==> flow/design.v <==
`timescale 1ns / 1ps
module abs_diff_7(
    input [7:0] x,
    input [7:0] y,
    output [7:0] absdiff
    );
	 assign absdiff = (x>y) ? x-y : y-x;
endmodule
`timescale 1ns / 1ps
module abs_diff_9(
    input [9:0] x,
    input [9:0] y,
    output [9:0] absdiff
    );
	 assign absdiff = (x>y) ? x-y : y-x;
endmodule
`timescale 1ns / 1ps
module abs_val_8
    (input signed [8:0] v,
     output wire [7:0] absv);
     assign absv = (v[8] == 1) ? ((~v)+1) : v;
endmodule
`timescale 1ns / 1ps
module quadrant(
    input signed [8:0] x,
    input signed [8:0] y,
    output [1:0] q
    );
	 wire [1:0] x_p;
	 wire [1:0] x_n;
	 assign x_p = (y >= 0) ? 0 : 3;
	 assign x_n = (y >= 0) ? 1 : 2;
	 assign q = (x >= 0) ? x_p : x_n;
endmodule
`timescale 1ns / 1ps
module polar_to_cartesian
    (input [11:0] r_theta,  
     output reg signed [8:0] x_value,  
     output reg signed [8:0] y_value);
	parameter POS = 9'sb0_0000_0001;
	parameter NEG = 9'sb1_1111_1111;
   parameter ZERO = 9'sb0_0000_0000;
   wire [31:0] rsin_15deg;  
   wire [31:0] rsin_30deg;  
   wire [31:0] rsin_45deg;  
   wire [31:0] rsin_60deg;  
   wire [31:0] rsin_75deg;  
   assign rsin_15deg = (r_theta[7:0]*66) >> 8;  
   assign rsin_30deg = r_theta[7:0] >> 2;  
   assign rsin_45deg = (r_theta[7:0]*181) >> 8;             
   assign rsin_60deg = (r_theta[7:0]*222) >> 8;  
   assign rsin_75deg = (r_theta[7:0]*247) >> 8;
   always @(*) begin
      case (r_theta[11:8])
         4'h1: begin  
            x_value = POS*rsin_75deg[7:0]; 
            y_value = POS*rsin_15deg[7:0];
         end
         4'h2: begin  
            x_value = POS*rsin_60deg[7:0]; 
            y_value = POS*rsin_30deg[7:0];
         end
         4'h3: begin  
            x_value = POS*rsin_45deg[7:0]; 
            y_value = POS*rsin_45deg[7:0];
         end
         4'h4: begin  
            x_value = POS*rsin_30deg[7:0]; 
            y_value = POS*rsin_60deg[7:0];
         end
         4'h5: begin  
            x_value = POS*rsin_15deg[7:0]; 
            y_value = POS*rsin_75deg[7:0];
         end
         4'h6: begin  
            x_value = POS*ZERO; 
            y_value = POS*r_theta[7:0];
         end
         4'h7: begin  
            x_value = NEG*rsin_15deg[7:0]; 
            y_value = POS*rsin_75deg[7:0];
         end
         4'h8: begin  
            x_value = NEG*rsin_30deg[7:0]; 
            y_value = POS*rsin_60deg[7:0];
         end
         4'h9: begin  
            x_value = NEG*rsin_45deg[7:0]; 
            y_value = POS*rsin_45deg[7:0];
         end
         4'hA: begin  
            x_value = NEG*rsin_60deg[7:0]; 
            y_value = POS*rsin_30deg[7:0];
         end
         4'hB: begin  
            x_value = NEG*rsin_75deg[7:0]; 
            y_value = POS*rsin_15deg[7:0];
         end
         4'hC: begin  
            x_value = NEG*r_theta[7:0]; 
            y_value = ZERO;
         end
         default: begin  
            x_value = POS*r_theta[7:0]; 
            y_value = ZERO;
         end
      endcase
   end
endmodule
`timescale 1ns / 1ps
module calc_abs7rtan_00_75_15
    (input [7:0] r,
     output wire [7:0] abs7rtan_15,
     output wire [7:0] abs7rtan_30,
     output wire [7:0] abs7rtan_45,
     output wire [9:0] abs7rtan_60,
     output wire [9:0] abs7rtan_75);
		wire signed [31:0] rtan_15deg;  
		wire signed [31:0] rtan_30deg;  
		wire signed [31:0] rtan_60deg;  
		wire signed [31:0] rtan_75deg;  
		assign rtan_15deg = (r*16'sh0225) >>> 11;
		assign rtan_30deg = (r*16'sh024f) >>> 10;
		assign rtan_60deg = (r*16'sh0DDB) >>> 11;
		assign rtan_75deg = (r*16'sh1DDB) >>> 11;
		assign abs7rtan_15 = rtan_15deg[7:0];
		assign abs7rtan_30 = rtan_30deg[7:0];
		assign abs7rtan_45 = r;
		assign abs7rtan_60 = rtan_60deg[9:0];
		assign abs7rtan_75 = rtan_75deg[9:0];
endmodule
`timescale 1ns / 1ps
module find_min_5_vals_cascading(
    input [7:0] input1,
    input [7:0] input2,
    input [7:0] input3,
    input [7:0] input4,
    input [7:0] input5,
    output [2:0] output_index
    );
	wire comp1_2;
	wire comp2_3;
	wire comp3_4;
	wire comp4_5;
	assign comp1_2 = input1 >= input2;
	assign comp2_3 = input2 >= input3;
	assign comp3_4 = input3 >= input4;
	assign comp4_5 = input4 >= input5;
	wire is1;
	wire is5;
	wire is2;
	wire is4;
	assign is1 = ((!comp1_2) & (!comp2_3) & (!comp3_4) & (!comp4_5));
	assign is5 = (comp1_2 & comp2_3 & comp3_4 & comp4_5);
	assign is2 = ((!is1) & (!is5) & (!comp2_3) & (!comp3_4));
	assign is4 = ((!is1) & (!is5) & (comp2_3) & (comp3_4));
	assign output_index = is1 ? 3'h1 : (is5 ? 3'h5 : (is2 ? 3'h2 : (is4 ? 3'h4 : 3'h3)));
endmodule
`timescale 1ns / 1ps
module calc_r_y_theta(
   input [7:0] y,
   input [7:0] x,  
   input [3:0] theta,
   output reg [7:0] r);
   wire [31:0] r_15deg;  
   wire [31:0] r_30deg;  
   wire [31:0] r_45deg;  
   wire [31:0] r_60deg;  
   wire [31:0] r_75deg;  
   assign r_15deg = (y*989) >> 10;
   assign r_30deg = y >> 9;
   assign r_45deg = (y*362) >> 10;
   assign r_60deg = (y*296) >> 10;
   assign r_75deg = (y*265) >> 10;
   always @(*) begin
      case(theta)
         1: r = r_15deg[7:0];
         2: r = r_30deg[7:0];
         3: r = r_45deg[7:0];
         4: r = r_60deg[7:0];
         5: r = r_75deg[7:0];
         6: r = y;  
         default: r = x;  
      endcase
   end
endmodule
`timescale 1ns / 1ps
module orientation_math
    (input [11:0] r_theta_original,  
     input [11:0] r_theta_final,  
     input clock,
     input enable,
     input reset,
     output reg done,
     output reg [4:0] orientation);
	parameter DEG360 = 5'h18;
	parameter DEG180 = 5'h0C;
	parameter ERROR_FACTOR = 4;
	reg [3:0] state;
	parameter IDLE 			 	= 4'h0;
	parameter SHORTCUT_TEST		= 4'h1;
	parameter SHORTCUT_TEST_2	= 4'h2;
	parameter PTC					= 4'h3;
	parameter DELTAS				= 4'h4;
	parameter ABS_DELTA_QUAD 	= 4'h5;
	parameter DX_TAN				= 4'h6;
	parameter ABS_DIFF			= 4'h7;
	parameter BASE_ANGLE_CALC	= 4'h8;
	parameter CALC_ORIENTATION	= 4'h9;
	parameter REPORT			 	= 4'hF;
	reg [4:0] original_base_angle;
	reg [4:0] shortcut_quadrant_adjust;
	reg signed [8:0] x_original;
	reg signed [8:0] y_original;
	reg signed [8:0] x_final;
	reg signed [8:0] y_final;
	wire signed [8:0] x_original_t;
	wire signed [8:0] y_original_t;
	wire signed [8:0] x_final_t;
	wire signed [8:0] y_final_t;
	polar_to_cartesian ptc_original (.r_theta(r_theta_original),.x_value(x_original_t),.y_value(y_original_t));
	polar_to_cartesian ptc_final (.r_theta(r_theta_final),.x_value(x_final_t),.y_value(y_final_t));
	reg signed [8:0] delta_y;
	reg signed [8:0] delta_x;
	wire [7:0] abs_delta_x_t;
	wire [7:0] abs_delta_y_t;
	reg [7:0] abs_delta_x;
	reg [7:0] abs_delta_y;
	reg [1:0] quadrant;
	wire [1:0] quadrant_t;
	abs_val_8 absx (.v(delta_x),.absv(abs_delta_x_t));
	abs_val_8 absy (.v(delta_y),.absv(abs_delta_y_t));
	quadrant q1 (.x(delta_x),.y(delta_y),.q(quadrant_t));
	reg [7:0] abs_dx_tan15;
	reg [7:0] abs_dx_tan30;
	reg [7:0] abs_dx_tan45;
	reg [9:0] abs_dx_tan60;
	reg [9:0] abs_dx_tan75;
	wire [7:0] abs_dx_tan15_t;
	wire [7:0] abs_dx_tan30_t;
	wire [7:0] abs_dx_tan45_t;
	wire [9:0] abs_dx_tan60_t;
	wire [9:0] abs_dx_tan75_t;
	calc_abs7rtan_00_75_15 abstan(.r(abs_delta_x),.abs7rtan_15(abs_dx_tan15_t),
											 .abs7rtan_30(abs_dx_tan30_t),.abs7rtan_45(abs_dx_tan45_t),
											 .abs7rtan_60(abs_dx_tan60_t),.abs7rtan_75(abs_dx_tan75_t));
	reg [7:0] diff_15;
	reg [7:0] diff_30;
	reg [7:0] diff_45;
	reg [7:0] diff_60;
	reg [7:0] diff_75;
	wire [7:0] diff_15_t;
	wire [7:0] diff_30_t;
	wire [7:0] diff_45_t;
	wire [9:0] diff_60_t;
	wire [9:0] diff_75_t;
	abs_diff_7 abdiff15 (.y(abs_delta_y),.x(abs_dx_tan15),.absdiff(diff_15_t));
	abs_diff_7 abdiff30 (.y(abs_delta_y),.x(abs_dx_tan30),.absdiff(diff_30_t));
	abs_diff_7 abdiff45 (.y(abs_delta_y),.x(abs_dx_tan45),.absdiff(diff_45_t));
	abs_diff_9 abdiff60 (.y({2'b00,abs_delta_y}),.x(abs_dx_tan60),.absdiff(diff_60_t));
	abs_diff_9 abdiff75 (.y({2'b00,abs_delta_y}),.x(abs_dx_tan75),.absdiff(diff_75_t));
	reg [2:0] base_angle;
	wire [2:0] base_angle_t;
	find_min_5_vals_cascading min5( 	.input1(diff_15),.input2(diff_30),
												.input3(diff_45),.input4(diff_60),
												.input5(diff_75),.output_index(base_angle_t));
   always @(posedge clock) begin
      if (reset) begin
         state <= IDLE;
         done <= 0;
			orientation <= 5'h00;
      end
      else begin
         case(state)
				SHORTCUT_TEST: begin
					if (r_theta_original[11:8] == r_theta_final[11:8]) begin
						original_base_angle <= {1'b0,r_theta_original[11:8]};
						shortcut_quadrant_adjust <= (r_theta_final[7:0] >= r_theta_original[7:0]) ? 0 : 12;
						state <= SHORTCUT_TEST_2;
					end
					else begin
						state <= PTC;
					end
				end
				SHORTCUT_TEST_2: begin
					orientation <= original_base_angle + shortcut_quadrant_adjust;
					state <= REPORT;
				end
				PTC: begin
					x_original <= x_original_t;
					y_original <= y_original_t;
					x_final <= x_final_t;
					y_final <= y_final_t;
					state <= DELTAS;
				end
				DELTAS: begin
					delta_x <= x_final - x_original;
					delta_y <= y_final - y_original;
					state <= ABS_DELTA_QUAD;
				end
				ABS_DELTA_QUAD: begin
					abs_delta_x <= abs_delta_x_t;
					abs_delta_y <= abs_delta_y_t;
					quadrant <= quadrant_t;
					state <= DX_TAN;
				end
				DX_TAN: begin
					if (abs_delta_y <= ERROR_FACTOR) begin
						orientation <= 0 + (delta_x < 0 ? 12 : 0);
						state <= REPORT;
					end
					else if (abs_delta_x <= ERROR_FACTOR) begin
						orientation <= 6 + (delta_y < 0 ? 12 : 0);
						state <= REPORT;
					end
					else begin
						abs_dx_tan15 <= abs_dx_tan15_t;
						abs_dx_tan30 <= abs_dx_tan30_t;
						abs_dx_tan45 <= abs_dx_tan45_t;
						abs_dx_tan60 <= abs_dx_tan60_t;
						abs_dx_tan75 <= abs_dx_tan75_t;
						state <= ABS_DIFF;
					end
				end
				ABS_DIFF: begin
					diff_15 <= diff_15_t;
					diff_30 <= diff_30_t;
					diff_45 <= diff_45_t;
					diff_60 <= diff_60_t > 8'hFF ? 8'hFE : diff_60_t[7:0];  
					diff_75 <= diff_75_t > 8'hFF ? 8'hFF : diff_75_t[7:0];
					state <= BASE_ANGLE_CALC;
   			end
				BASE_ANGLE_CALC: begin
					base_angle <= base_angle_t;
					state <= CALC_ORIENTATION;
				end
				CALC_ORIENTATION: begin
					case(quadrant)
						1: orientation <= (DEG180 - base_angle);  
						2: orientation <= (DEG180 + base_angle);  
						3: orientation <= (DEG360 - base_angle);  
						default: orientation <= base_angle;  
					endcase
					state <= REPORT;
				end
				REPORT: begin
					done <= 1;
					state <= IDLE;
					if (orientation >= DEG360) begin
						orientation <= orientation - DEG360;
					end
				end
				default: begin
					if (enable) begin
						state <= SHORTCUT_TEST;
						done <= 0;
					end
				end
			endcase
		end
	end
endmodule
`timescale 1ns / 1ps
module path_math
    (input [11:0] location,  
     input [11:0] target,  
     input [4:0] current_orientation,  
     input clock,
     input enable,
     input reset,
     output reg done,
	  output reg [4:0] needed_orientation,  
     output reg [11:0] move_command);  
	parameter DEG360 = 5'h18;
	parameter DEG180 = 5'h0C;
	reg [3:0] state;
	parameter IDLE 			 			= 4'h0;
	parameter NEEDED_ORIENTATION_1	= 4'h1;
	parameter ONE_CYCLE_DELAY_1		= 4'h2;
	parameter NEEDED_ORIENTATION_2	= 4'h3;
	parameter ONE_CYCLE_DELAY_2		= 4'h4;
	parameter PTC_AND_ANGLE 			= 4'h5;
	parameter DELTAS						= 4'h6;
	parameter ABS_DELTA_QUAD 			= 4'h7;
   parameter ORIENT_BASE_ANGLE		= 4'h8;
	parameter ABS_DY_DIV_SIN			= 4'h9;
	parameter REPORT			 			= 4'hF;
	reg orientation_helper_enable;
   wire [4:0] orientation_t;
	wire orientation_done;
   orientation_math om (.r_theta_original(location),.r_theta_final(target),.orientation(orientation_t),
                        .enable(orientation_helper_enable),.done(orientation_done),.reset(reset),.clock(clock));
   reg [4:0] angle;
	reg signed [8:0] x_location;
	reg signed [8:0] y_location;
	reg signed [8:0] x_target;
	reg signed [8:0] y_target;
	wire signed [8:0] x_location_t;
	wire signed [8:0] y_location_t;
	wire signed [8:0] x_target_t;
	wire signed [8:0] y_target_t;
	polar_to_cartesian ptc_original (.r_theta(location),.x_value(x_location_t),.y_value(y_location_t));
	polar_to_cartesian ptc_final (.r_theta(target),.x_value(x_target_t),.y_value(y_target_t));
	reg signed [8:0] delta_y;
	reg signed [8:0] delta_x;
	wire [7:0] abs_delta_x_t;
	wire [7:0] abs_delta_y_t;
	reg [7:0] abs_delta_x;
	reg [7:0] abs_delta_y;
	reg [1:0] quadrant;
	wire [1:0] quadrant_t;
	abs_val_8 absx (.v(delta_x),.absv(abs_delta_x_t));
	abs_val_8 absy (.v(delta_y),.absv(abs_delta_y_t));
	quadrant q1 (.x(delta_x),.y(delta_y),.q(quadrant_t));
	reg [2:0] base_angle;
	reg [6:0] distance;
   wire [7:0] distance_t;
	calc_r_y_theta calcr (.y(abs_delta_y),.x(abs_delta_x),.theta(base_angle),.r(distance_t));
	always @(posedge clock) begin
      if (reset) begin
         state <= IDLE;
         done <= 0;
			angle <= 0;
         x_location <= 0;
         y_location <= 0;
         x_target <= 0;
         y_target <= 0;
         delta_x <= 0;
         delta_y <= 0;
         abs_delta_x <= 0;
         abs_delta_y <= 0;
         quadrant <= 0;
         base_angle <= 0;
         distance <= 0;
         move_command <= 0;
			orientation_helper_enable <= 0;
			needed_orientation <= 0;
      end
      else begin
         case(state)
				NEEDED_ORIENTATION_1: begin
					orientation_helper_enable <= 1;
					state <= ONE_CYCLE_DELAY_1;
				end
				ONE_CYCLE_DELAY_1: state <= NEEDED_ORIENTATION_2;
				NEEDED_ORIENTATION_2: begin
					orientation_helper_enable <= 0;
					if (orientation_done) begin
						needed_orientation <= orientation_t;
						state <= ONE_CYCLE_DELAY_2;
					end
				end
				ONE_CYCLE_DELAY_2: state <= PTC_AND_ANGLE;
				PTC_AND_ANGLE: begin
               angle <= needed_orientation - current_orientation + ((current_orientation > needed_orientation) ? DEG360 : 0);
					x_location <= x_location_t;
					y_location <= y_location_t;
					x_target <= x_target_t;
					y_target <= y_target_t;
					state <= DELTAS;
				end
				DELTAS: begin
					delta_x <= x_target - x_location;
					delta_y <= y_target - y_location;
					state <= ABS_DELTA_QUAD;
				end
				ABS_DELTA_QUAD: begin
					abs_delta_x <= abs_delta_x_t;
					abs_delta_y <= abs_delta_y_t;
					quadrant <= quadrant_t;
					state <= ORIENT_BASE_ANGLE;
				end
				ORIENT_BASE_ANGLE: begin
               case (quadrant)
                  1: base_angle <= (DEG180 - needed_orientation);
                  2: base_angle <= (needed_orientation - DEG180);
                  3: base_angle <= (DEG360 - needed_orientation);
                  default: base_angle <= needed_orientation[3:0];
               endcase
               state <= ABS_DY_DIV_SIN;
				end
				ABS_DY_DIV_SIN: begin
					distance <= distance_t[6:0];
					state <= REPORT;
				end
				REPORT: begin
					done <= 1;
					state <= IDLE;
					move_command <= {angle,distance};
				end
				default: begin
					if (enable) begin
						state <= NEEDED_ORIENTATION_1;
						done <= 0;
						orientation_helper_enable <= 0;
						needed_orientation <= 0;
					end
				end
			endcase
		end
	end
endmodule
Lab notebook: path_math

== From RTL to reports: path_math ==
Module path_math before and after one edit of its RTL, step after step.
"unedited" refers to lines of the RTL above, "edited" to lines of the edited file.
"difference": "edited" minus "unedited" as printed here.
Cell names lack the library's common part.
The mark -- stands for no value.

* Top: path_math
* Clock input: clock
* Standard-cell library: sky130hd
* Corner: tt_025C_1v80

== Diff ==
The edit as a unified diff against the file above.
The edit is scripted: it alters the design's behaviour and was not made to optimise anything.

<pre>
@@ -339,5 +339,5 @@
 						1: orientation <= (DEG180 - base_angle);  
 						2: orientation <= (DEG180 + base_angle);  
-						3: orientation <= (DEG360 - base_angle);  
+						3: orientation <= (DEG360 ^ base_angle);  
 						default: orientation <= base_angle;  
 					endcase
</pre>

== Word-level counts ==
Source: Yosys, flattened and elaborated, memories not mapped. Widths are those after wreduce. Registers that Yosys merges into a memory's read port (data or address) are not register bits. Print and check cells do not count. Equal cells are merged and count once.

{| class="wikitable"
|+ Operators by class
! element !! unedited !! edited !! difference
|-
| add/subtract/negate cells || 29 || 28 || -1
|-
| $mul || 28 || 28 || 0
|-
| divide/modulo/power cells || 0 || 0 || 0
|-
| order comparisons || 22 || 22 || 0
|-
| eq/ne operators || 60 || 60 || 0
|-
| shift operators || 0 || 0 || 0
|-
| muxes and demuxes || 49 || 49 || 0
|-
| bitwise logic cells || 22 || 22 || 0
|-
| reductions and logical operators || 42 || 42 || 0
|}

{| class="wikitable"
|+ Operators with widths
! kind !! unedited !! edited !! difference
|-
| 5-bit by 3-bit subtractor with 5-bit output (first input constant) || 1 || 0 || -1
|-
| 4-bit by 3-bit equality test with 1-bit output (second input constant) || 16 || 16 || 0
|-
| 4-bit equality test (second input constant) || 16 || 16 || 0
|-
| 2-bit OR reduction || 12 || 12 || 0
|-
| 1-bit AND || 11 || 11 || 0
|-
| 9-bit by 8-bit multiplier with 9-bit output (first input constant) || 10 || 10 || 0
|-
| 2-bit AND reduction || 9 || 9 || 0
|-
| 4-bit by 2-bit equality test with 1-bit output (second input constant) || 8 || 8 || 0
|-
| 4-bit two-way mux || 8 || 8 || 0
|-
| 1-bit NOT || 7 || 7 || 0
|-
| 1-bit zero test || 6 || 6 || 0
|-
| 2-bit two-way mux || 6 || 6 || 0
|-
| 5-bit two-way mux || 6 || 6 || 0
|-
| 8-bit two-way mux || 6 || 6 || 0
|-
| 8-bit subtractor || 6 || 6 || 0
|-
| 8-bit greater-or-equal comparator || 5 || 5 || 0
|-
| 8-bit by 8-bit multiplier with 16-bit output (second input constant) || 5 || 5 || 0
|-
| 2-bit equality test (second input constant) || 4 || 4 || 0
|-
| 4-bit by 1-bit equality test with 1-bit output (second input constant) || 4 || 4 || 0
|-
| 9-bit by 1-bit greater-or-equal comparator with 1-bit output (second input constant) || 4 || 4 || 0
|-
| 9-bit subtractor || 4 || 4 || 0
|-
| 8-bit by 2-bit adder with 8-bit output (second input constant) || 3 || 3 || 0
|-
| 3-bit equality test (second input constant) || 3 || 3 || 0
|-
| 8-bit greater-than comparator || 3 || 3 || 0
|-
| 8-bit by 6-bit multiplier with 14-bit output (second input constant) || 3 || 3 || 0
|-
| 1-bit two-way mux || 3 || 3 || 0
|-
| 3-bit two-way mux || 3 || 3 || 0
|-
| 8-bit NOT || 3 || 3 || 0
|}

The list need not be complete.

{| class="wikitable"
|+ Word-level totals
! element !! unedited !! edited !! difference
|-
| register bits after elaboration || 287 || 287 || 0
|-
| latch bits || 0 || 0 || 0
|-
| bits in writable memories || 0 || 0 || 0
|-
| bits in read-only memories || 0 || 0 || 0
|-
| clocked read ports x word width || 0 || 0 || 0
|-
| memories || 0 || 0 || 0
|-
| output and inout bits || 18 || 18 || 0
|-
| cells after elaboration || 295 || 294 || -1
|}

== Logic depth ==
Depth = most cells in a row (Yosys ltp): at word level without a register or memory, in the mapped netlist without a sequential cell, where the memories' decode and read muxes count.

{| class="wikitable"
|+ Logic depth
! element !! unedited !! edited !! difference
|-
| depth after elaboration || 12 || 12 || 0
|-
| ABC_AREA || 0 || 0 || --
|-
| mapped depth || 34 || 32 || -2
|-
| gate-level depth less buffers || 34 || 32 || -2
|}

== After synthesis ==
Yosys stat after the flow's synthesis: flattened, memories mapped to cells. It holds for the ABC_AREA given above (unset counts as 0); a run with the other value may have another netlist.

{| class="wikitable"
|+ Cells by type
! cell !! unedited !! edited !! difference
|-
| nor2_1 || 253 || 274 || +21
|-
| a21o_1 || 105 || 89 || -16
|-
| nor3_1 || 53 || 68 || +15
|-
| a21oi_1 || 201 || 213 || +12
|-
| a31oi_1 || 13 || 25 || +12
|-
| a2bb2oi_1 || 14 || 4 || -10
|-
| o32ai_1 || 3 || 13 || +10
|-
| xor2_1 || 101 || 92 || -9
|-
| nand3_1 || 48 || 39 || -9
|-
| or3_1 || 22 || 13 || -9
|-
| o21ai_1 || 12 || 4 || -8
|-
| mux2_2 || 6 || 14 || +8
|-
| buf_2 || 3 || 11 || +8
|-
| clkbuf_1 || 71 || 64 || -7
|-
| and2_1 || 9 || 16 || +7
|-
| or2_2 || 7 || 14 || +7
|-
| a32oi_1 || 2 || 9 || +7
|-
| nand2_1 || 181 || 175 || -6
|}

The list need not be complete.

{| class="wikitable"
|+ Synthesis totals
! element !! unedited !! edited !! difference
|-
| cells in the netlist || 4,378 || 4,395 || +17
|-
| cell area after synthesis (mm^2) || 0.0408091 || 0.0409405 || +0.0001314
|-
| flip-flop cells || 291 || 291 || 0
|-
| buffers || 83 || 94 || +11
|}

By module: a second synthesis without flattening, with its own total; a netlist apart from the flattened one above.

{| class="wikitable"
|+ Second synthesis, totals
! element !! unedited !! edited !! difference
|-
| cells (unflattened synthesis) || 6,734 || 6,682 || -52
|-
| area (unflattened synthesis) (mm^2) || 0.0610198 || 0.0603279 || -0.0006919
|}

Each row is one instance without its submodules.

{| class="wikitable"
|+ Modules, unedited
! module !! instances !! cells !! area (mm^2) !! sequential area (mm^2)
|-
| polar_to_cartesian || 4 || 1,028 || 0.0087597 || 0
|-
| orientation_math || 1 || 411 || 0.0068378 || 0.005265
|-
| path_math || 1 || 556 || 0.0052713 || 0.0023422
|-
| calc_abs7rtan_00_75_15 || 1 || 500 || 0.0045018 || 0
|-
| calc_r_y_theta || 1 || 464 || 0.0039988 || 0
|-
| abs_diff_7 || 3 || 86 || 0.0006731 || 0
|-
| abs_diff_9 || 2 || 116 || 0.0008621 || 0
|-
| find_min_5_vals_cascading || 1 || 107 || 0.0008646 || 0
|-
| abs_val_8 || 4 || 21 || 0.0001714 || 0
|-
| quadrant || 2 || 5 || 0.0000388 || 0
|}

{| class="wikitable"
|+ Modules, edited
! module !! instances !! cells !! area (mm^2) !! sequential area (mm^2)
|-
| polar_to_cartesian || 4 || 1,013 || 0.0085782 || 0
|-
| orientation_math || 1 || 419 || 0.0068716 || 0.005265
|-
| path_math || 1 || 556 || 0.0052713 || 0.0023422
|-
| calc_abs7rtan_00_75_15 || 1 || 500 || 0.0045018 || 0
|-
| calc_r_y_theta || 1 || 464 || 0.0039988 || 0
|-
| abs_diff_7 || 3 || 86 || 0.0006731 || 0
|-
| abs_diff_9 || 2 || 116 || 0.0008621 || 0
|-
| find_min_5_vals_cascading || 1 || 107 || 0.0008646 || 0
|-
| abs_val_8 || 4 || 21 || 0.0001714 || 0
|-
| quadrant || 2 || 5 || 0.0000388 || 0
|}

== Timing after synthesis ==
Path of least setup slack by OpenSTA after synthesis, without wires, with an ideal clock, recovery checks aside; 20% of the period is set as input and as output delay. Where synthesis merged equal registers, the netlist keeps one of their names.

{| class="wikitable"
|+ Timing post-synthesis
! element !! unedited !! edited !! difference
|-
| path kind || input port to flip-flop || input port to flip-flop || --
|-
| start || input port location[2] || input port (name not given) || --
|-
| end || register om.x_original[7] || register om.x_final[7] || --
|-
| period (ns) || 12.0 || 12.0 || 0.0
|-
| time at the first pin (ns) || 2.400 || 2.400 || 0.000
|-
| arrival time (ns) || 9.857 || 9.901 || +0.044
|-
| data required time (ns) || 11.737 || 11.742 || +0.005
|-
| path slack (ns) || 1.880 || 1.841 || -0.039
|-
| delay of the path (ns) || 7.720 || 7.759 || +0.039
|-
| stages on the path || 29 || 30 || +1
|-
| path buffers || 0 || 0 || 0
|-
| synthesis period reached (ns) || 10.12 || 10.159 || +0.039
|}

"delay of the path" is the arrival time less input delay plus setup time.
"stages on the path": output pins that drive a net of the path, with the launching flip-flop's if there is one; two outputs of one cell count as two.
"synthesis period reached" = period - worst setup slack (recovery checks aside). The figure is calculated, with input and output delays left at 20% of the set period.
Between the ends stands the longest chain of elaborated cells between them, by number of cells; it is not shown to be the way that was timed. Of several equally long chains one is given.
Each line given opens the expression or statement behind the cell; cells for indexed reads and writes are added by Yosys, which also makes memories of some case tables.

Between the ends, post-synthesis, unedited:
* Cell sequence: fa_1 > inv_1 > fa_1 > inv_1 > fa_1 > inv_1 > fa_1 > inv_1 > ha_1 > and3_1 > a21boi_2 > o31ai_2 > a21oi_1 > nor2_1 > xor2_1 > ha_1 > xnor2_1 > fa_1 > inv_1 > fa_1 > fa_1 > ha_1 > xnor2_1 > a22o_1 > a221o_1 > a211oi_1 > o211ai_1 > a211oi_1 > nor2_1
* Cells in the longest elaborated chain: 3
* Elaborated cells between the ends (all ways): 11
* Source lines of those cells: 11
* Classes of those cells: 10 x mul; 1 x mux

{| class="wikitable"
|+ RTL lines, path post-synthesis, unedited
! element !! line !! text
|-
| from (decl) || 365 || <nowiki>(input [11:0] location,</nowiki>
|-
| 8-bit by 8-bit multiplier with 16-bit output || 52 || <nowiki>assign rsin_75deg = (r_theta[7:0]*247) >> 8;</nowiki>
|-
| 9-bit by 8-bit multiplier with 9-bit output || 96 || <nowiki>x_value = NEG*rsin_75deg[7:0];</nowiki>
|-
| 9-bit case mux with 12-bit select || 54 || <nowiki>case (r_theta[11:8])</nowiki>
|-
| to (assign) || 290 || <nowiki>x_original <= x_original_t;</nowiki>
|-
| to (decl) || 213 || <nowiki>reg signed [8:0] x_original;</nowiki>
|}

Between the ends, post-synthesis, edited:
* Cell sequence: fa_1 > inv_1 > fa_1 > inv_1 > fa_1 > inv_1 > fa_1 > inv_1 > ha_1 > a21oi_1 > a21boi_0 > a211oi_2 > o21ai_1 > or2_4 > a21oi_2 > xnor2_1 > ha_1 > xnor2_1 > fa_1 > inv_1 > fa_1 > fa_1 > ha_1 > xnor2_1 > a22oi_1 > nand3_1 > a211o_1 > a211o_1 > a21oi_1 > nor2_1
* Cells in the longest elaborated chain: 3
* Elaborated cells between the ends (all ways): 11
* Source lines of those cells: 11
* Classes of those cells: 10 x mul; 1 x mux

{| class="wikitable"
|+ RTL lines, path post-synthesis, edited
! element !! line !! text
|-
| from (decl) || 366 ||
|-
| 8-bit by 8-bit multiplier with 16-bit output || 52 || <nowiki>assign rsin_75deg = (r_theta[7:0]*247) >> 8;</nowiki>
|-
| 9-bit by 8-bit multiplier with 9-bit output || 96 || <nowiki>x_value = NEG*rsin_75deg[7:0];</nowiki>
|-
| 9-bit case mux with 12-bit select || 54 || <nowiki>case (r_theta[11:8])</nowiki>
|-
| to (assign) || 292 || <nowiki>x_final <= x_final_t;</nowiki>
|-
| to (decl) || 215 || <nowiki>reg signed [8:0] x_final;</nowiki>
|}

== Path in the finished layout ==
From the final timing report of the runs of set A: the path of least setup slack in the routed layout; clock arrival at registers is part of the times.

{| class="wikitable"
|+ Timing post-layout
! element !! unedited !! edited !! difference
|-
| path kind || input port to flip-flop || input port to flip-flop || --
|-
| start || input port location[3] || input port (name not given) || --
|-
| end || register om.x_original[7] || register om.x_final[7] || --
|-
| period (ns) || 11.0 || 11.0 || 0.0
|-
| time at the first pin (ns) || 2.20 || 2.20 || 0.00
|-
| arrival time (ns) || 10.77 || 10.63 || -0.14
|-
| data required time (ns) || 11.34 || 11.31 || -0.03
|-
| path slack (ns) || 0.57 || 0.69 || +0.12
|-
| stages on the path || 32 || 31 || -1
|-
| path buffers || 2 || 1 || -1
|}

Between the ends stands the longest chain of elaborated cells between them, by number of cells; it is not shown to be the way that was timed. Of several equally long chains one is given.

Between the ends, post-layout, unedited:
* Cell sequence: clkdlybuf4s50_1 > buf_4 > fa_1 > inv_1 > fa_1 > inv_1 > fa_1 > inv_1 > fa_1 > inv_1 > ha_1 > nand2_1 > a221o_1 > a21boi_1 > o21ai_0 > a211o_1 > fa_1 > inv_1 > ha_1 > inv_1 > fa_1 > fa_1 > inv_1 > ha_1 > a21oi_1 > xnor2_1 > a22o_1 > a221o_1 > a211oi_1 > o211ai_1 > a211oi_1 > nor2_1
* Cells in the longest elaborated chain: 3
* Elaborated cells between the ends (all ways): 11
* Source lines of those cells: 11
* Classes of those cells: 10 x mul; 1 x mux

{| class="wikitable"
|+ RTL lines, path post-layout, unedited
! element !! line !! text
|-
| from (decl) || 365 || <nowiki>(input [11:0] location,</nowiki>
|-
| 8-bit by 8-bit multiplier with 16-bit output || 52 || <nowiki>assign rsin_75deg = (r_theta[7:0]*247) >> 8;</nowiki>
|-
| 9-bit by 8-bit multiplier with 9-bit output || 96 || <nowiki>x_value = NEG*rsin_75deg[7:0];</nowiki>
|-
| 9-bit case mux with 12-bit select || 54 || <nowiki>case (r_theta[11:8])</nowiki>
|-
| to (assign) || 290 || <nowiki>x_original <= x_original_t;</nowiki>
|-
| to (decl) || 213 || <nowiki>reg signed [8:0] x_original;</nowiki>
|}

Between the ends, post-layout, edited:
* Cell sequence: clkdlybuf4s50_1 > fa_1 > inv_1 > fa_1 > inv_1 > fa_1 > inv_1 > fa_1 > inv_1 > ha_1 > a21oi_1 > a21boi_0 > a211oi_2 > o21ai_1 > or2_4 > a21oi_2 > xnor2_1 > ha_1 > xnor2_1 > fa_1 > inv_1 > fa_1 > fa_1 > ha_1 > xnor2_1 > a22oi_1 > nand3_1 > a211o_1 > a211o_1 > a21oi_1 > nor2_1
* Cells in the longest elaborated chain: 3
* Elaborated cells between the ends (all ways): 11
* Source lines of those cells: 11
* Classes of those cells: 10 x mul; 1 x mux

{| class="wikitable"
|+ RTL lines, path post-layout, edited
! element !! line !! text
|-
| from (decl) || 366 ||
|-
| 8-bit by 8-bit multiplier with 16-bit output || 52 || <nowiki>assign rsin_75deg = (r_theta[7:0]*247) >> 8;</nowiki>
|-
| 9-bit by 8-bit multiplier with 9-bit output || 96 || <nowiki>x_value = NEG*rsin_75deg[7:0];</nowiki>
|-
| 9-bit case mux with 12-bit select || 54 || <nowiki>case (r_theta[11:8])</nowiki>
|-
| to (assign) || 292 || <nowiki>x_final <= x_final_t;</nowiki>
|-
| to (decl) || 215 || <nowiki>reg signed [8:0] x_final;</nowiki>
|}

== Flow runs ==
Both versions went through the flow (Yosys, OpenROAD) with the same settings in each pair. Constraints: input delay and output delay 20% of the set period each, output load 0.01 pF.

Settings, set A:
* CORE_UTILIZATION: 40
* period_ns: 11.0
* CAP_MARGIN: 20
* CORE_MARGIN: 2
* SLEW_MARGIN: 20

{| class="wikitable"
|+ Final reports, set A
! element !! unedited !! edited !! difference
|-
| chip area after synthesis (Yosys) (mm^2) || 0.0408091 || 0.0409405 || +0.0001314
|-
| die outline area (mm^2) || 0.104594 || 0.104927 || +0.000333
|-
| utilization (%) || 44.0 || 43.9 || -0.1
|-
| smallest setup slack (ns) || 0.569 || 0.686 || +0.117
|-
| smallest hold slack (ns) || 0.453 || 0.437 || -0.016
|}

Settings, set B:
* CELL_PAD_IN_SITES_DETAIL_PLACEMENT: 1
* CORE_UTILIZATION: 48
* GPL_TIMING_DRIVEN: 0
* MIN_ROUTING_LAYER: met2
* SETUP_SLACK_MARGIN: 0.79
* TNS_END_PERCENT: 70
* period_ns: 12.6
* CAP_MARGIN: 20
* CORE_MARGIN: 2
* SLEW_MARGIN: 20

{| class="wikitable"
|+ Final reports, set B
! element !! unedited !! edited !! difference
|-
| chip area after synthesis (Yosys) (mm^2) || 0.0408091 || 0.0409405 || +0.0001314
|-
| die outline area (mm^2) || 0.0873675 || 0.0876456 || +0.0002781
|-
| utilization (%) || 52.5 || 52.0 || -0.5
|-
| smallest setup slack (ns) || 1.058 || 0.996 || -0.062
|-
| smallest hold slack (ns) || 0.475 || 0.446 || -0.029
|}
